==> flow/design.v <==
module cla(
		input  [3:0] A, B,
		input  CIN,
		output COUT,
		output [3:0] SUM,
		output [3:0] BAND,
		output [3:0] BXOR
	);
	wire [3:0] P, G; 
	assign P = A ^ B;
	assign G = A & B;
	wire [3:0] CARRY;
	assign CARRY[0] = G[0] | (P[0] & CIN);																															 
	assign CARRY[1] = G[1] | (P[1] & G[0]) | (P[1] & P[0] & CIN);																							 
	assign CARRY[2] = G[2] | (P[2] & G[1]) | (P[2] & P[1] & G[0]) | (P[2] & P[1] & P[0] & CIN);													 
	assign CARRY[3] = G[3] | (P[3] & G[2]) | (P[3] & P[2] & G[1]) | (P[3] & P[2] & P[1] & G[0]) | (P[3] & P[2] & P[1] & P[0] & CIN);  
	assign COUT  = CARRY[3];
	assign SUM = P ^ {CARRY[2:0], CIN};
	assign BXOR = P;
	assign BAND = G;
endmodule 
module cla_add(
		input  [3:0] A, B,
		input  CIN,
		output COUT,
		output [3:0] SUM
	);
	wire [3:0] P, G; 
	assign P = A ^ B;
	assign G = A & B;
	wire [3:0] CARRY;
	assign CARRY[0] = G[0] | (P[0] & CIN);																															 
	assign CARRY[1] = G[1] | (P[1] & G[0]) | (P[1] & P[0] & CIN);																							 
	assign CARRY[2] = G[2] | (P[2] & G[1]) | (P[2] & P[1] & G[0]) | (P[2] & P[1] & P[0] & CIN);													 
	assign CARRY[3] = G[3] | (P[3] & G[2]) | (P[3] & P[2] & G[1]) | (P[3] & P[2] & P[1] & G[0]) | (P[3] & P[2] & P[1] & P[0] & CIN);  
	assign COUT  = CARRY[3];
	assign SUM = P ^ {CARRY[2:0], CIN};
endmodule 
module cla32(
		input [31:0] A, B,
		input CIN,
		output OF,
		output [31:0] SUM, BAND, BXOR
	);
	wire [7:0] COUT;
	cla cla0(.A(A[3:0]  ), .B(B[3:0]), .CIN(CIN),     .COUT(COUT[0]), 
			   .SUM(SUM[3:0]  ), .BAND(BAND[3:0]  ), .BXOR(BXOR[3:0]  ));
	cla cla1(.A(A[7:4]  ), .B(B[7:4]), .CIN(COUT[0]), .COUT(COUT[1]), 
	         .SUM(SUM[7:4]  ), .BAND(BAND[7:4]  ), .BXOR(BXOR[7:4]  ));		
	cla cla2(.A(A[11:8] ), .B(B[11:8]), .CIN(COUT[1]), .COUT(COUT[2]), 
				.SUM(SUM[11:8] ), .BAND(BAND[11:8] ), .BXOR(BXOR[11:8] ));
	cla cla3(.A(A[15:12]), .B(B[15:12]), .CIN(COUT[2]), .COUT(COUT[3]), 
				.SUM(SUM[15:12]), .BAND(BAND[15:12]), .BXOR(BXOR[15:12]));
	cla cla4(.A(A[19:16]), .B(B[19:16]), .CIN(COUT[3]), .COUT(COUT[4]), 
				.SUM(SUM[19:16]), .BAND(BAND[19:16]), .BXOR(BXOR[19:16]));
	cla cla5(.A(A[23:20]), .B(B[23:20]), .CIN(COUT[4]), .COUT(COUT[5]), 
				.SUM(SUM[23:20]), .BAND(BAND[23:20]), .BXOR(BXOR[23:20]));
	cla cla6(.A(A[27:24]), .B(B[27:24]), .CIN(COUT[5]), .COUT(COUT[6]), 
				.SUM(SUM[27:24]), .BAND(BAND[27:24]), .BXOR(BXOR[27:24]));
	cla cla7(.A(A[31:28]), .B(B[31:28]), .CIN(COUT[6]), .COUT(COUT[7]), 
				.SUM(SUM[31:28]), .BAND(BAND[31:28]), .BXOR(BXOR[31:28]));
	assign OF = COUT[7];
endmodule 
module add(
		input [31:0] A, B,
		input CIN,
		output OF,
		output [31:0] SUM
	);
	wire [7:0] COUT;
	cla_add cla0(.A(A[3:0]  ), .B(B[3:0]), .CIN(CIN),     .COUT(COUT[0]), 
			   .SUM(SUM[3:0]  ));
	cla_add cla1(.A(A[7:4]  ), .B(B[7:4]), .CIN(COUT[0]), .COUT(COUT[1]), 
	         .SUM(SUM[7:4]  ));		
	cla_add cla2(.A(A[11:8] ), .B(B[11:8]), .CIN(COUT[1]), .COUT(COUT[2]), 
				.SUM(SUM[11:8] ));
	cla_add cla3(.A(A[15:12]), .B(B[15:12]), .CIN(COUT[2]), .COUT(COUT[3]), 
				.SUM(SUM[15:12]));
	cla_add cla4(.A(A[19:16]), .B(B[19:16]), .CIN(COUT[3]), .COUT(COUT[4]), 
				.SUM(SUM[19:16]));
	cla_add cla5(.A(A[23:20]), .B(B[23:20]), .CIN(COUT[4]), .COUT(COUT[5]), 
				.SUM(SUM[23:20]));
	cla_add cla6(.A(A[27:24]), .B(B[27:24]), .CIN(COUT[5]), .COUT(COUT[6]), 
				.SUM(SUM[27:24]));
	cla_add cla7(.A(A[31:28]), .B(B[31:28]), .CIN(COUT[6]), .COUT(COUT[7]), 
				.SUM(SUM[31:28]));
	assign OF = COUT[7];
endmodule 
`timescale 1ns / 1ps
module alu(
		input  [31:0] A, B,
		input  [3:0]  CTRL,
		input  [3:0]  BRANCHCONDITION,
		output reg [31:0] OUT,
		output reg BRANCHFLAG
	);
	reg  [31:0] A_ALU, B_ALU;
	wire [31:0] SUM, BAND, BXOR;
	reg   CIN;
	cla32 cla32_0(.A(A_ALU),  .B(B_ALU^{32{CIN}}),  .CIN(CIN),  .OF(),  .SUM(SUM),  .BAND(BAND),  .BXOR(BXOR));
	parameter ADD = 4'b0000,  SUB = 4'b0001,  SLL = 4'b0010, 
				 SRL = 4'b0011,  SRA = 4'b0100,  AND = 4'b0101,
				 OR  = 4'b0110,  XOR = 4'b0111,  SLT = 4'b1000, 
				 SLTU = 4'b1001;
	parameter BEQ = 4'b1000, BNE = 4'b1001, BLT = 4'b1100,
				 BGE = 4'b1101, BLTU= 4'b1110, BGEU= 4'b1111,
				 JMP = 4'b1010; 
	always@(*) begin
		case (CTRL)
			ADD: 
				begin 
					CIN <= 1'b0;  
					A_ALU <= A;     
					B_ALU <= B;     
					OUT <= SUM;     
				end
			SUB: 
				begin 
					CIN <= 1'b1;  
					A_ALU <= A;     
					B_ALU <= B;     
					OUT <= SUM;	    
				end
			AND: 
				begin 
					CIN <= 1'b0;  
					A_ALU <= A;     
					B_ALU <= B;	   
					OUT <= BAND;    
				end	
			OR:  
				begin 
					CIN <= 1'b0;  
					A_ALU <= A;     
					B_ALU <= B;     
					OUT <= A|B;     
				end
			XOR: 
				begin 
					CIN <= 1'b0;  
					A_ALU <= A;     
					B_ALU <= B;     
					OUT <= BXOR;    
				end
			SLL: 
				begin 
					CIN <= 1'b0;  
					A_ALU <= A; 
					B_ALU <= B;	
					OUT <= A << B;  
				end
			SRL: 
				begin 
					CIN <= 1'b0;  
					A_ALU <= A; 
					B_ALU <= B; 
					OUT <= A >> B;  
				end
			SRA: 
				begin 
					CIN <= 1'b0;  
					A_ALU <= A; 
					B_ALU <= B; 
					OUT <= $signed(A) >>> B; 
				end
			SLT: 
				begin 
					CIN <= 1'b1;  
					A_ALU <= A;     
					B_ALU <= B;     
					OUT <= {31'b0, SUM[31]}; 
				end
			SLTU:
				begin 
					CIN <= 1'b0;  
					A_ALU <= A; 
					B_ALU <= B; 
					OUT <= (A < B) ? 32'b1 : 32'b0; 
				end
			default:	
				begin	
					A_ALU <= A; 
					B_ALU <= B; 
					CIN	<= 1'b0; 
					OUT <= SUM;
				end
		endcase
		case(BRANCHCONDITION)
			BEQ:
				BRANCHFLAG <= ~|{SUM};
			BNE:
				BRANCHFLAG <= |{SUM};
			BLT:
				BRANCHFLAG <= OUT[0];
			BGE:
				BRANCHFLAG <= ~OUT[0];
			BLTU:
				BRANCHFLAG <= OUT[0];
			BGEU:
				BRANCHFLAG <= ~OUT[0];
			JMP:
				BRANCHFLAG <= 1'b1;
			default:
				BRANCHFLAG <= 1'b0;
		endcase
	end
endmodule 
module alu_ctrl(
		input [1:0] ALUOp,
		input [2:0] FUNC3,
		input FUNC7, IMMFLAG,
		output reg [3:0] ALUCTRL,
		output reg [3:0] BRANCHCONDITION
	);
	parameter ADD = 4'b0000,  SUB = 4'b0001,  SLL = 4'b0010, 
				 SRL = 4'b0011,  SRA = 4'b0100,  AND = 4'b0101,
				 OR  = 4'b0110,  XOR = 4'b0111,  SLT = 4'b1000, 
				 SLTU = 4'b1001;
	always@(*) begin
		if (ALUOp == 2'b10) begin	 
			case (FUNC3)
				3'b000:
					begin
						if (FUNC7 && ~IMMFLAG)
							ALUCTRL <= SUB;
						else
							ALUCTRL <= ADD;
					end
				3'b001:
					ALUCTRL <= SLL;
				3'b010:
					ALUCTRL <= SLT;
				3'b011:
					ALUCTRL <= SLTU;
				3'b100:
					ALUCTRL <= XOR;
				3'b101:
					begin
						if (~FUNC7) 
							ALUCTRL <= SRL;
						else 
							ALUCTRL <= SRA;
					end
				3'b110:
					ALUCTRL <= OR;
				3'b111:
					ALUCTRL <= AND;
				default:
					ALUCTRL <= ADD;
			endcase		
		end else if (ALUOp == 2'b00) begin
			ALUCTRL <= ADD;
		end else if (ALUOp == 2'b01) begin
			case(FUNC3[2:1])
				2'b00:
					ALUCTRL <= SUB;
				2'b10:
					ALUCTRL <= SLT;
				2'b11:
					ALUCTRL <= SLTU;
				default:
					ALUCTRL <= ADD;
			endcase
		end else begin
			ALUCTRL <= ADD;
		end
		if (ALUOp == 2'b01) begin
			BRANCHCONDITION <= {1'b1,FUNC3};
		end else if (ALUOp == 2'b11) begin
			BRANCHCONDITION <= 4'b1010;
		end else begin
			BRANCHCONDITION <= 4'b0000;
		end
	end	
endmodule 
`timescale 1ns / 1ps
module Control_Unit(
    input [31:0] instruction,   
	 input clk,
	 output reg MEMWRITE, ALUSRC, REGWRITE, IMMTOREG, STALLSIG,
	 output reg [1:0] ALUOP, BRANCH, REGWRITESEL
);
    always @(*) begin
        case (instruction[6:0])
            7'b0110011:  
					begin
						ALUSRC       <= 1'b0;
						IMMTOREG     <= 1'b0;
						STALLSIG		 <= 1'b0;
						REGWRITE     <= 1'b1;
						MEMWRITE     <= 1'b0;
						ALUOP        <= 2'b10;
						BRANCH       <= 2'b01;
						REGWRITESEL  <= 2'b00;
					end
            7'b0010011: 
					begin
						ALUSRC       <= 1'b1;
						IMMTOREG     <= 1'b0;
						STALLSIG		 <= 1'b0;
						REGWRITE     <= 1'b1;
						MEMWRITE     <= 1'b0;
						ALUOP        <= 2'b10;
						BRANCH       <= 2'b01;
						REGWRITESEL  <= 2'b00;
					end
            7'b0000011: 
					begin
						ALUSRC       <= 1'b1;
						IMMTOREG     <= 1'b1;
						STALLSIG		 <= 1'b1;
						REGWRITE     <= 1'b1;
						MEMWRITE     <= 1'b0;
						ALUOP        <= 2'b00;
						BRANCH       <= 2'b01;
						REGWRITESEL  <= 2'b01;
					end
            7'b1100111: 
					begin
						ALUSRC       <= 1'b1;
						IMMTOREG     <= 1'b0;
						STALLSIG		 <= 1'b0;
						REGWRITE     <= 1'b1;
						MEMWRITE     <= 1'b0;
						ALUOP        <= 2'b11;
						BRANCH       <= 2'b10;
						REGWRITESEL  <= 2'b10;
					end
            7'b0100011: 
					begin
						ALUSRC       <= 1'b1;
						IMMTOREG     <= 1'b0;
						STALLSIG		 <= 1'b0;
						REGWRITE     <= 1'b0;
						MEMWRITE     <= 1'b1;
						ALUOP        <= 2'b00;
						BRANCH       <= 2'b01;
						REGWRITESEL  <= 2'b00;
					end
            7'b1100011: 
					begin
						ALUSRC       <= 1'b0;
						IMMTOREG     <= 1'b0;
						STALLSIG		 <= 1'b0;
						REGWRITE     <= 1'b0;
						MEMWRITE     <= 1'b0;
						ALUOP        <= 2'b01;
						BRANCH       <= 2'b11;
						REGWRITESEL  <= 2'b00;
					end
            7'b0110111: 
					begin
						ALUSRC       <= 1'b1;
						IMMTOREG     <= 1'b1;
						STALLSIG		 <= 1'b0;
						REGWRITE     <= 1'b1;
						MEMWRITE     <= 1'b0;
						ALUOP        <= 2'b00;		 
						BRANCH       <= 2'b01;
						REGWRITESEL  <= 2'b00;		 
					end
            7'b0010111: 
					begin
						ALUSRC       <= 1'b1;
						IMMTOREG     <= 1'b0;
						STALLSIG		 <= 1'b0;
						REGWRITE     <= 1'b1;
						MEMWRITE     <= 1'b0;
						ALUOP        <= 2'b00;
						BRANCH       <= 2'b01;
						REGWRITESEL  <= 2'b11;
					end
            7'b1101111: 
					begin
						ALUSRC       <= 1'b1;
						IMMTOREG     <= 1'b0;
						STALLSIG		 <= 1'b0;
						REGWRITE     <= 1'b1;
						MEMWRITE     <= 1'b0;
						ALUOP        <= 2'b11;
						BRANCH       <= 2'b11;
						REGWRITESEL  <= 2'b10;
					end
            default: 
					begin
						ALUSRC       <= 1'b1;
						IMMTOREG     <= 1'b0;
						STALLSIG		 <= 1'b0;
						REGWRITE     <= 1'b0;
						MEMWRITE     <= 1'b0;
						ALUOP        <= 2'b00;
						BRANCH       <= 2'b01;
						REGWRITESEL  <= 2'b00;
					end
        endcase
    end
endmodule 
`timescale 1ns / 1ps
module datafwd(
		input [4:0] rs1, rs2, exerd, memrd, 
		input ctrl_alusrc, clk, E_REGWRITE, M_REGWRITE, E_MEMWRITE, M_MEMWRITE,
		output reg [1:0] rs1sel, rs2sel, ddatasel
	);
	always@(posedge clk) begin
		if ((rs1 == exerd) & (E_REGWRITE | E_MEMWRITE) & (rs1 != 5'b0))
			rs1sel <= 2'b01;
		else if ((rs1 == memrd) & (M_REGWRITE | M_MEMWRITE) & (rs1 != 5'b0))
			rs1sel <= 2'b10;
		else
			rs1sel <= 2'b00;
		if (ctrl_alusrc)
			rs2sel <= 2'b11;
		else if ((rs2 == exerd) & (E_REGWRITE | E_MEMWRITE) & (rs2 != 5'b0))
			rs2sel <= 2'b01;
		else if ((rs2 == memrd) & (M_REGWRITE | M_MEMWRITE) & (rs2 != 5'b0))
			rs2sel <= 2'b10;
		else
			rs2sel <= 2'b00;
		if ((rs2 == exerd) & (E_REGWRITE | E_MEMWRITE) & (rs2 != 5'b0))
			ddatasel <= 2'b01;
		else if ((rs2 == memrd) & (M_REGWRITE | M_MEMWRITE) & (rs2 != 5'b0))
			ddatasel <= 2'b10;
		else
			ddatasel <= 2'b00;
	end
endmodule 
`timescale 1ns / 1ps
module immediate_gen(
		input  [31:0] INSTRUCTION,
		output reg [31:0] IMMEDIATE_OUT
	);
	always@(*) begin
		case(INSTRUCTION[6:0])				
			7'b0110111:							 
				begin
					IMMEDIATE_OUT[31:12] <= INSTRUCTION[31:12];
					IMMEDIATE_OUT[11:0]  <= 12'b0;
				end
			7'b0010111:							 
				begin
					IMMEDIATE_OUT[31:11] <= {INSTRUCTION[31], INSTRUCTION[31:12]};
					IMMEDIATE_OUT[10:0]  <= 11'b0;
				end
			7'b1101111:							 
				begin
					IMMEDIATE_OUT[31:19] <= {13{INSTRUCTION[31]}};
					IMMEDIATE_OUT[18:11] <= INSTRUCTION[19:12];
					IMMEDIATE_OUT[10]    <= INSTRUCTION[20];
					IMMEDIATE_OUT[9:0]  <= INSTRUCTION[30:21];
				end
			7'b1100111:							 
				begin
					IMMEDIATE_OUT[31:12] <= {20{INSTRUCTION[31]}};
					IMMEDIATE_OUT[11:0]  <= INSTRUCTION[31:20];
				end
			7'b0010011:							 
				begin
					if ((INSTRUCTION[14:12] == 3'b001)|(INSTRUCTION[14:12] == 3'b101)) begin
						IMMEDIATE_OUT[31:5]  <= 27'b0;
						IMMEDIATE_OUT[4:0]   <= INSTRUCTION[24:20];
					end else begin
						IMMEDIATE_OUT[31:12] <= {20{INSTRUCTION[31]}};
						IMMEDIATE_OUT[11:0]  <= INSTRUCTION[31:20];
					end						
				end
			7'b0100011:		 
				begin
					IMMEDIATE_OUT[31:12] <= {20{INSTRUCTION[31]}};
					IMMEDIATE_OUT[11:5]  <= INSTRUCTION[31:25];
					IMMEDIATE_OUT[4:0]   <= INSTRUCTION[11:7];
				end
			7'b0000011:		 
				begin
					IMMEDIATE_OUT[31:12] <= {20{INSTRUCTION[31]}};
					IMMEDIATE_OUT[11:0]  <= INSTRUCTION[31:20];
				end
			7'b1100011:		 
				begin
					IMMEDIATE_OUT[31:12] <= {20{INSTRUCTION[31]}};
					IMMEDIATE_OUT[11]    <= INSTRUCTION[31];
					IMMEDIATE_OUT[10]    <= INSTRUCTION[7];
					IMMEDIATE_OUT[9:4]  <= INSTRUCTION[30:25];
					IMMEDIATE_OUT[3:0]   <= INSTRUCTION[11:8];
				end
			default:
				IMMEDIATE_OUT[31:0] <= 32'b0;
		endcase
	end
endmodule 
`timescale 1ns / 1ps
module Register_File(
    input [4:0] Read_reg01,  
    input [4:0] Read_reg02,  
    input [4:0] Write_reg,    
    input [31:0] Write_data,  
    output reg [31:0] Read_data01,
    output reg [31:0] Read_data02,
    input write_signal ,
    input clk
   );
    reg [31:0] registers [31:0]; 
    always @(*) begin
        Read_data01    = registers[Read_reg01];
        Read_data02    = registers[Read_reg02];
    end
    always @(negedge clk) begin
		registers[0] <= 32'b0;
        if (write_signal) begin
				if (Write_reg != 5'b0) 
					registers[Write_reg] <= Write_data;
        end
    end  
endmodule
`timescale 1ns / 1ps
module processor_main(
		input  clk, reset_n,                       
		input  [31:0] dmem_datain, 
		input  [31:0] imem_data,                   
		output [31:0] dmem_addr, dmem_dataout, PC,
		output dmem_rw, io_rw
   );
	reg [31:0] PFD_PC, PDE_PC, PEM_PC, PMW_PC, PFD_INST, PDE_IMM, PDE_RS1, PDE_RS2, PEM_RS2, PEM_PCADDIMM, PMW_PCADDIMM, PEM_ALUOUT, 
				  PEM_CALOUT, PMW_CALOUT, PMW_DOUT;				  
	reg [2:0] PDE_F3;
	reg PDE_F7, PDE_CTRL_MEMWRITE, PEM_CTRL_MEMWRITE, PDE_CTRL_REGWRITE, PEM_CTRL_REGWRITE, PMW_CTRL_REGWRITE, PDE_CTRL_ALUSRC, 
		 PDE_CRTL_IMMTOREG, PEM_BRANCHFLAG, PFD_TAKENFLAG, PDE_TAKENFLAG, PEM_TAKENFLAG;
	reg [1:0] PDE_CTRL_ALUOP, PDE_CTRL_BRANCH, PDE_CTRL_REGWRITESEL, PEM_CTRL_BRANCH, PEM_CTRL_REGWRITESEL, PMW_CTRL_REGWRITESEL;
	reg [4:0] PDE_RDA, PEM_RDA, PMW_RDA;
	wire STALL, PFD_FLUSH, PDE_FLUSH, TAKENFLAG;
	assign PC = PFD_PC;
	wire ALU_BRANCHFLAG, ALU_BRANCHFLAG_int;	
	assign ALU_BRANCHFLAG = (PEM_PC == 32'b0) ? 1'b0 : ALU_BRANCHFLAG_int;
   wire [31:0] next_instruction, PCADD4;     
   wire [31:0] inst;                 
	wire [31:0] data_rs1;
	wire [31:0] data_rs2, ALU_OUT, PCADDIMM;
	wire [31:0] REALBRANCH;
	assign REALBRANCH = ({(PDE_CTRL_BRANCH[1] & ALU_BRANCHFLAG), PDE_CTRL_BRANCH[0]} == 2'b00) ? PDE_PC :
							  ({(PDE_CTRL_BRANCH[1] & ALU_BRANCHFLAG), PDE_CTRL_BRANCH[0]} == 2'b01) ? PDE_PC :
							  ({(PDE_CTRL_BRANCH[1] & ALU_BRANCHFLAG), PDE_CTRL_BRANCH[0]} == 2'b10) ? ALU_OUT : PCADDIMM;
	add pcadd4(.A(PFD_PC), .B(32'd4), .CIN(1'b0), .OF(), .SUM(PCADD4));
	wire [31:0] NEXTPREDICTED;
	assign NEXTPREDICTED = PCADD4;	 
	assign TAKENFLAG = 1'b0;  
	assign next_instruction = (ALU_BRANCHFLAG ^ PDE_TAKENFLAG) ? REALBRANCH : NEXTPREDICTED;
	assign PFD_FLUSH = ALU_BRANCHFLAG ^ PDE_TAKENFLAG;
	assign PDE_FLUSH = ALU_BRANCHFLAG ^ PDE_TAKENFLAG;
   assign inst = imem_data;
	wire CTRL_MEMWRITE, CTRL_ALUSRC, CTRL_REGWRITE, CRTL_IMMTOREG;
	wire [1:0] CTRL_ALUOP, CTRL_BRANCH, CTRL_REGWRITESEL;
	Control_Unit cu(
		.instruction(PFD_INST),
		.clk(clk),
		.MEMWRITE(CTRL_MEMWRITE), 
		.ALUSRC(CTRL_ALUSRC), 
		.REGWRITE(CTRL_REGWRITE), 
		.IMMTOREG(CRTL_IMMTOREG),
		.STALLSIG(),
		.ALUOP(CTRL_ALUOP), 
		.BRANCH(CTRL_BRANCH), 
		.REGWRITESEL(CTRL_REGWRITESEL)
	);
	wire [31:0] REGWRITE_DATA;
	Register_File register(
		.Read_reg01(PFD_INST[19:15]),
		.Read_reg02(PFD_INST[24:20]),
		.Write_reg(PMW_RDA),
		.Write_data(REGWRITE_DATA),
		.Read_data01(data_rs1),
		.Read_data02(data_rs2),
		.write_signal(PMW_CTRL_REGWRITE),
		.clk(clk)
	);
	wire [31:0] IMM_EXT;  
	immediate_gen immgen(
		.INSTRUCTION(PFD_INST),
		.IMMEDIATE_OUT(IMM_EXT)		
	); 
	wire [3:0] ALU_OPCMD;
	wire [3:0] ALU_BRANCHCMD;
	wire [1:0] rs1sel, rs2sel, ddatasel;
	alu_ctrl aluctrl(
		.ALUOp(PDE_CTRL_ALUOP),
		.FUNC3(PDE_F3),
		.FUNC7(PDE_F7),
		.IMMFLAG(&{rs2sel}),  
		.ALUCTRL(ALU_OPCMD),
		.BRANCHCONDITION(ALU_BRANCHCMD)
	);
	datafwd fwd(
		.rs1(PFD_INST[19:15]), 
		.rs2(PFD_INST[24:20]), 
		.exerd(PDE_RDA), 
		.memrd(PEM_RDA), 
		.ctrl_alusrc(CTRL_ALUSRC),  
		.clk(clk),
		.E_REGWRITE(PDE_CTRL_REGWRITE), 
		.M_REGWRITE(PEM_CTRL_REGWRITE),
		.E_MEMWRITE(PDE_CTRL_MEMWRITE),
		.M_MEMWRITE(PEM_CTRL_MEMWRITE),
		.rs1sel(rs1sel), 
		.rs2sel(rs2sel),
		.ddatasel(ddatasel)
	);	
	wire [31:0] B_RS2_IMM;
	reg [31:0] ALU_A, ALU_B, E_RS2;
	always@(*) begin
		case (rs1sel)
			2'b00:
				ALU_A <= PDE_RS1;
			2'b01:
				ALU_A <= PEM_CALOUT;
			2'b10:
				ALU_A <= REGWRITE_DATA;
			2'b11:
				ALU_A <= PDE_RS1;
			default:
				ALU_A <= PDE_RS1;
		endcase
		case (rs2sel)
			2'b00:
				ALU_B <= PDE_RS2;
			2'b01:
				ALU_B <= PEM_CALOUT;
			2'b10:
				ALU_B <= REGWRITE_DATA;
			2'b11:
				ALU_B <= PDE_IMM;
			default:
				ALU_B <= PDE_RS2;
		endcase
		case (ddatasel)
			2'b00:
				E_RS2 <= PDE_RS2;
			2'b01:
				E_RS2 <= PEM_CALOUT;
			2'b10:
				E_RS2 <= REGWRITE_DATA;
			2'b11:
				E_RS2 <= PDE_RS2;
			default:
				E_RS2 <= PDE_RS2;
		endcase
	end
	alu alu(
		.A(ALU_A), 
		.B(ALU_B),
		.CTRL(ALU_OPCMD),
		.BRANCHCONDITION(ALU_BRANCHCMD),
		.OUT(ALU_OUT),
		.BRANCHFLAG(ALU_BRANCHFLAG_int)
	);
	wire [31:0] PCADDIMM_int;	
	add pcaddimm0(.A(PDE_PC), .B(PDE_IMM << 1), .CIN(1'b0), .OF(), .SUM(PCADDIMM_int));
	add pcaddimm1(.A(PCADDIMM_int), .B(~(32'd4)), .CIN(1'b1), .OF(), .SUM(PCADDIMM));
	wire [31:0] CAL_OUT;
	assign CAL_OUT = (PDE_CRTL_IMMTOREG == 1'b0) ? ALU_OUT : PDE_IMM;
	wire [31:0] DMEM_OUT;
	wire IOSEL;
	assign dmem_addr    = PEM_ALUOUT;
	assign dmem_dataout = PEM_RS2;
	assign DMEM_OUT     = dmem_datain;
	assign IOSEL = &{PEM_ALUOUT[31:2]};
	assign dmem_rw      = PEM_CTRL_MEMWRITE & ~IOSEL;
	assign io_rw        = PEM_CTRL_MEMWRITE & IOSEL;
	assign STALL = 1'b0;    
	assign REGWRITE_DATA = (PMW_CTRL_REGWRITESEL == 2'b00) ? PMW_CALOUT :
								  (PMW_CTRL_REGWRITESEL == 2'b01) ? PMW_DOUT : 
								  (PMW_CTRL_REGWRITESEL == 2'b10) ? PMW_PC : PMW_PCADDIMM;
	reg NEGEDGESTALL;
	always@(posedge clk or negedge reset_n) begin	
		if (~reset_n) begin
			PFD_PC   <= 32'b0;
			PFD_INST <= 32'b0;
			PFD_TAKENFLAG <= 1'b0;	
		end else	if (~STALL) begin
			if (PFD_FLUSH) begin
				PFD_PC   <= next_instruction;
				PFD_INST <= 32'b0;
				PFD_TAKENFLAG <= 1'b0;	
			end else begin
				PFD_PC   <= next_instruction;
				PFD_INST <= inst;
				PFD_TAKENFLAG <= TAKENFLAG;
			end
		end
	end
	always@(posedge clk or negedge reset_n) begin
		if (~reset_n) begin
			PDE_PC   <= 32'b0;
			PDE_F7   <= 1'b0;
			PDE_F3   <= 3'b0;
			PDE_IMM  <= 32'b0;
			PDE_RDA  <= 5'b0;
			PDE_RS1  <= 32'b0;
			PDE_RS2  <= 32'b0;
			PDE_TAKENFLAG		<= 1'b0;
			PDE_CTRL_REGWRITE <= 1'b0; 
			PDE_CTRL_MEMWRITE <= 1'b0; 
			PDE_CRTL_IMMTOREG <= 1'b0;			 
			PDE_CTRL_ALUOP    <= 1'b0;
			PDE_CTRL_BRANCH   <= 2'b01;
			PDE_CTRL_REGWRITESEL <= 2'b0;
		end else if (~STALL) begin
			if (PDE_FLUSH) begin
				PDE_PC   <= 32'b0;
				PDE_F7   <= 1'b0;
				PDE_F3   <= 3'b0;
				PDE_IMM  <= 32'b0;
				PDE_RDA  <= 5'b0;
				PDE_RS1  <= 32'b0;
				PDE_RS2  <= 32'b0;				
				PDE_TAKENFLAG		<= 1'b0;
				PDE_CTRL_REGWRITE <= 1'b0; 
				PDE_CTRL_MEMWRITE <= 1'b0; 
				PDE_CRTL_IMMTOREG <= 1'b0;			 
				PDE_CTRL_ALUOP    <= 1'b0;
				PDE_CTRL_BRANCH   <= 2'b01;
				PDE_CTRL_REGWRITESEL <= 2'b0;
			end else begin
				PDE_PC  <= PFD_PC;
				PDE_F7  <= PFD_INST[30];
				PDE_F3  <= PFD_INST[14:12];
				PDE_IMM <= IMM_EXT;
				PDE_RDA <= PFD_INST[11:7];
				PDE_RS1 <= data_rs1;
				PDE_RS2 <= data_rs2;
				PDE_TAKENFLAG <= PFD_TAKENFLAG;
				PDE_CTRL_REGWRITE <= CTRL_REGWRITE; 
				PDE_CTRL_MEMWRITE <= CTRL_MEMWRITE; 
				PDE_CRTL_IMMTOREG <= CRTL_IMMTOREG;			 
				PDE_CTRL_ALUOP    <= CTRL_ALUOP;				 
				PDE_CTRL_BRANCH   <= CTRL_BRANCH;	
				PDE_CTRL_REGWRITESEL <= CTRL_REGWRITESEL;
			end
		end
	end
	always@(posedge clk or negedge reset_n) begin
		if (~reset_n) begin
			PEM_PC      <= 32'b0;
			PEM_PCADDIMM <= 32'b0;
			PEM_RDA		<= 5'b0;
			PEM_ALUOUT  <= 32'b0;
			PEM_BRANCHFLAG <= 1'b0;
			PEM_RS2		<= 32'b0;
			PEM_CALOUT	<= 32'b0;
			PEM_TAKENFLAG <= 1'b0;
			PEM_CTRL_REGWRITE <= 1'b0;
			PEM_CTRL_MEMWRITE <= 1'b0;
			PEM_CTRL_BRANCH	<= 2'b01;
			PEM_CTRL_REGWRITESEL <= 2'b0;
		end else if (~STALL) begin
			PEM_PC      <= PDE_PC;
			PEM_PCADDIMM <= PCADDIMM;
			PEM_RDA		<= PDE_RDA;
			PEM_ALUOUT  <= ALU_OUT;
			PEM_BRANCHFLAG <= ALU_BRANCHFLAG;
			PEM_RS2		<= E_RS2;
			PEM_CALOUT	<= CAL_OUT;
			PEM_TAKENFLAG <= PDE_TAKENFLAG;
			PEM_CTRL_REGWRITE <= PDE_CTRL_REGWRITE;
			PEM_CTRL_MEMWRITE <= PDE_CTRL_MEMWRITE;
			PEM_CTRL_BRANCH	<= PDE_CTRL_BRANCH;
			PEM_CTRL_REGWRITESEL <= PDE_CTRL_REGWRITESEL;
		end
	end
	always@(posedge clk or negedge reset_n) begin
		if (~reset_n) begin
			PMW_PC       <= 32'b0;
			PMW_PCADDIMM <= 32'b0;
			PMW_RDA      <= 5'b0;
			PMW_CALOUT   <= 32'b0;
			PMW_DOUT     <= 32'b0;
			PMW_CTRL_REGWRITE <= 1'b0;
			PMW_CTRL_REGWRITESEL <= 2'b0;
		end else if (~STALL) begin
			PMW_PC       <= PEM_PC;
			PMW_PCADDIMM <= PEM_PCADDIMM;
			PMW_RDA      <= PEM_RDA;
			PMW_CALOUT   <= PEM_CALOUT;
			PMW_DOUT     <= DMEM_OUT;
			PMW_CTRL_REGWRITE <= PEM_CTRL_REGWRITE;
			PMW_CTRL_REGWRITESEL <= PEM_CTRL_REGWRITESEL;
		end		
	end								  
endmodule 
**From RTL to reports: processor_main**

Tool output for the design above, in the order of the flow.
Lines are those of the file above, counted from 1.
Library cell names are shortened.
The mark n/a stands for no value.

- Top: processor_main
- Clock: clk
- Cell library: sky130hd
- Library corner: tt_025C_1v80

**Word-level counts**

Source: Yosys, flattened and elaborated, memories not mapped. Widths are those after wreduce; folded enables and synchronous resets count as part of the registers. Registers that Yosys merges into a memory's read port (data or address) are not register bits. Print and check cells do not count. Equal cells are merged and count once.
Yosys's memory passes give these memory sizes; they may raise the number of words (mostly to a power of two), join words into wider ones and drop unused or constant bits.

- Order comparisons: 1
- Equal/unequal tests: 56
- Shift operators: 3
- Muxes and demuxes: 66
- Bitwise gates (word level): 732
- Reductions and logical operators: 33

Operators by type and width:

| operator | count |
|---|---|
| 32-bit 2-to-1 mux | 15 |
| 1-bit AND | 429 |
| 32-bit case mux with 8-bit select | 1 |
| 1-bit OR | 225 |
| 4-bit XOR | 48 |
| 32-bit case mux with 3-bit select | 2 |
| 32-bit case mux with 4-bit select | 1 |
| 4-bit AND | 15 |
| 13-bit case mux with 4-bit select | 1 |
| 4-bit == test with constant B | 9 |
| 32-bit < comparator | 1 |
| 32-bit OR | 1 |
| 32-bit XOR | 1 |
| 32-bit by 32-bit left shift with 32-bit output | 1 |
| 32-bit by 32-bit right shift with 32-bit output | 1 |
| 32-bit by 32-bit >>> shifter with 32-bit output | 1 |
| 32-bit zero test | 1 |
| 32-bit OR reduction | 1 |
| 4-bit case mux with 8-bit select | 1 |
| 30-bit AND reduction | 1 |
| 4-bit inverter | 7 |
| 7-bit case mux with 4-bit select | 1 |
| 2-bit == test with constant B | 12 |
| 2-bit OR reduction | 11 |
| 7-bit by 6-bit == test with 1-bit output with constant B | 3 |
| 7-bit == test with constant B | 3 |
| 5-bit == test | 4 |
| 5-bit 2-to-1 mux | 4 |

Not listed: further kinds 36, cells in them 90.

- Flip-flop bits (word level): 521
- Memory bits (writable): 1,024
- Memories: 1
- Input bits: 66
- Output and inout port bits: 98
- Word-level cells: 926

Memories:

| name | depth | width | read ports | wr ports | RTL line | RTL |
|---|---|---|---|---|---|---|
| register.registers | 32 | 32 | 2 | 2 | 501 | `reg [31:0] registers [31:0];` |

**Longest topological paths**

Depth = most cells in a row (Yosys ltp): at word level without a register or memory, in the mapped netlist without a sequential cell, where the memories' decode and read muxes count.

- Depth in word-level cells: 41
- ABC_AREA: 0
- Mapped depth: 34
- Gate-level depth less buffers: 26

**Synthesis result**

Yosys stat after the flow's synthesis: flattened, memories mapped to cells. It holds for the ABC_AREA given above (unset counts as 0); a run with the other value may have another netlist.
The area totals of this step are shown rounded.

Cells by type:

| cell type | count | area in all (um^2) |
|---|---|---|
| edfxtp_1 | 992 | 2.98E+04 |
| mux4_2 | 661 | 1.49E+04 |
| dfrtp_1 | 513 | 1.28E+04 |
| mux2i_1 | 213 | 2.13E+03 |
| ha_1 | 143 | 1.79E+03 |
| mux2_2 | 132 | 1.49E+03 |
| nand2_1 | 292 | 1.1E+03 |
| nor2_1 | 249 | 934.646 |
| clkbuf_1 | 239 | 897.11 |
| xnor2_1 | 92 | 805.773 |
| a21oi_1 | 160 | 800.768 |
| dfxtp_1 | 38 | 760.73 |
| a211oi_1 | 78 | 585.562 |
| a22oi_1 | 75 | 563.04 |
| nor2b_1 | 89 | 556.784 |
| o21ai_0 | 98 | 490.47 |
| inv_1 | 93 | 349.085 |
| a21o_1 | 45 | 337.824 |

Not listed: further types 85, cells in them 918.

- Standard cells after synthesis: 5,120
- Cell area after synthesis: 77,900 um^2
- Sequential part of the area: 43,400 um^2
- Mapped flip-flops: 1,545
- Buffer cells: 361

By module: a second synthesis without flattening, with its own total; a netlist apart from the flattened one above.

- Cell total of the unflattened synthesis: 6,388
- Area total of the unflattened synthesis: 80,800 um^2

Rows give one instance, submodules left out.

Modules:

| module | times used | cells | area (um^2) | sequential area (um^2) |
|---|---|---|---|---|
| Register_File | 1 | 3,387 | 48,400 | 30,400 |
| processor_main | 1 | 1,222 | 18,400 | 12,900 |
| alu | 1 | 1,089 | 7,700 | 0.0 |
| cla_add | 24 | 13 | 133 | 0.0 |
| cla | 8 | 23 | 188 | 0.0 |
| immediate_gen | 1 | 94 | 759 | 0.0 |
| datafwd | 1 | 48 | 440 | 120 |
| Control_Unit | 1 | 28 | 203 | 0.0 |
| alu_ctrl | 1 | 24 | 166 | 0.0 |
| add | 3 | 0 | 0.0 | 0.0 |
| cla32 | 1 | 0 | 0.0 | 0.0 |

# Flow runs of processor_main

Module processor_main, platform sky130hd: 3 stored runs of the flow (Yosys, OpenROAD) with differing settings, in no particular order. Input and output delays are each 20% of the period that was set; the output load is 0.01 pF.
"achieved period" = clock period - worst setup slack. The figure is calculated, with input and output delays left at 20% of the set period.
"time of the worst setup path" = time allowed to the worst setup path (clock period - input delay - output delay, where it has them) - its slack; a late launch clock adds to it, a late capture clock takes from it.
"total power of the final layout": no workload was simulated; the value follows from the tool's default switching activity.
Measured values are rounded.

### Run 1

==> flow/run.sh <==
#!/bin/bash
# the make line also repeats the synthesis and layout settings of config.mk as NAME=value (left out here)
make -C /OpenROAD-flow-scripts/flow DESIGN_CONFIG=/design/flow/config.mk WORK_HOME=/design/flow/orfs CLKGATE_MAP_FILE= finish
==> flow/config.mk <==
export PLATFORM = sky130hd
export DESIGN_NAME = processor_main
export DESIGN_NICKNAME = processor_main
export VERILOG_FILES = /design/flow/design.v
export SDC_FILE = /design/flow/constraint.sdc
export NUM_CORES = 4
export LEC_CHECK = 0
export CAP_MARGIN = 20
export CELL_PAD_IN_SITES_DETAIL_PLACEMENT = 2
export CORE_MARGIN = 2
export CORE_UTILIZATION = 40
export GPL_ROUTABILITY_DRIVEN = 0
export SETUP_SLACK_MARGIN = 1.91
export SLEW_MARGIN = 20
==> flow/constraint.sdc <==
create_clock -name core_clock -period 10.5 [get_ports {clk}]
set_input_delay 2.1000 -clock core_clock [delete_from_list [all_inputs] [get_ports {clk}]]
set_output_delay 2.1000 -clock core_clock [all_outputs]
set_load 0.01 [all_outputs]

Outcome of run 1: incomplete, routing halted on ODB-0269

### Run 2

==> flow/run.sh <==
#!/bin/bash
# the make line also repeats the synthesis and layout settings of config.mk as NAME=value (left out here)
make -C /OpenROAD-flow-scripts/flow DESIGN_CONFIG=/design/flow/config.mk WORK_HOME=/design/flow/orfs CLKGATE_MAP_FILE= finish
==> flow/config.mk <==
export PLATFORM = sky130hd
export DESIGN_NAME = processor_main
export DESIGN_NICKNAME = processor_main
export VERILOG_FILES = /design/flow/design.v
export SDC_FILE = /design/flow/constraint.sdc
export NUM_CORES = 4
export LEC_CHECK = 0
export CAP_MARGIN = 20
export CORE_MARGIN = 2
export CORE_UTILIZATION = 40
export SETUP_SLACK_MARGIN = 2.27
export SLEW_MARGIN = 20
==> flow/constraint.sdc <==
create_clock -name core_clock -period 10.2 [get_ports {clk}]
set_input_delay 2.0400 -clock core_clock [delete_from_list [all_inputs] [get_ports {clk}]]
set_output_delay 2.0400 -clock core_clock [all_outputs]
set_load 0.01 [all_outputs]

Results of run 2:
- Smallest hold slack: 0.344 ns
- Standard-cell area after layout: 94,700 um^2
- Worst slack on setup checks: 2.11 ns
- Synthesized cell area: 77,900 um^2
- Utilization after routing: 49.1 %
- Area inside the die boundary: 198,000 um^2
- Setup total negative slack: 0.000 ns
- Total power of the final layout: 18,500 uW

### Run 3

==> flow/run.sh <==
#!/bin/bash
# the make line also repeats the synthesis and layout settings of config.mk as NAME=value (left out here)
make -C /OpenROAD-flow-scripts/flow DESIGN_CONFIG=/design/flow/config.mk WORK_HOME=/design/flow/orfs CLKGATE_MAP_FILE= finish
==> flow/config.mk <==
export PLATFORM = sky130hd
export DESIGN_NAME = processor_main
export DESIGN_NICKNAME = processor_main
export VERILOG_FILES = /design/flow/design.v
export SDC_FILE = /design/flow/constraint.sdc
export NUM_CORES = 4
export LEC_CHECK = 0
export CAP_MARGIN = 20
export CORE_ASPECT_RATIO = 1.16
export CORE_MARGIN = 2
export CORE_UTILIZATION = 22
export CTS_CLUSTER_SIZE = 12
export PLACE_DENSITY = 0.57
export SLEW_MARGIN = 20
export TNS_END_PERCENT = 95
==> flow/constraint.sdc <==
create_clock -name core_clock -period 12.9 [get_ports {clk}]
set_input_delay 2.5800 -clock core_clock [delete_from_list [all_inputs] [get_ports {clk}]]
set_output_delay 2.5800 -clock core_clock [all_outputs]
set_load 0.01 [all_outputs]

Results of run 3:
- Time of the worst setup path: 10.16 ns
- Critical path kind: register to register
- Area inside the die boundary: 359,000 um^2
- Total power of the final layout: 14,500 uW
- Synthesized cell area: 77,900 um^2
- Achieved period: 10.161 ns
- Standard-cell area after layout: 95,500 um^2
- Smallest hold slack: 0.346 ns
- Worst slack on setup checks: 2.74 ns
- Utilization after routing: 27.1 %
- Setup total negative slack: 0.000 ns
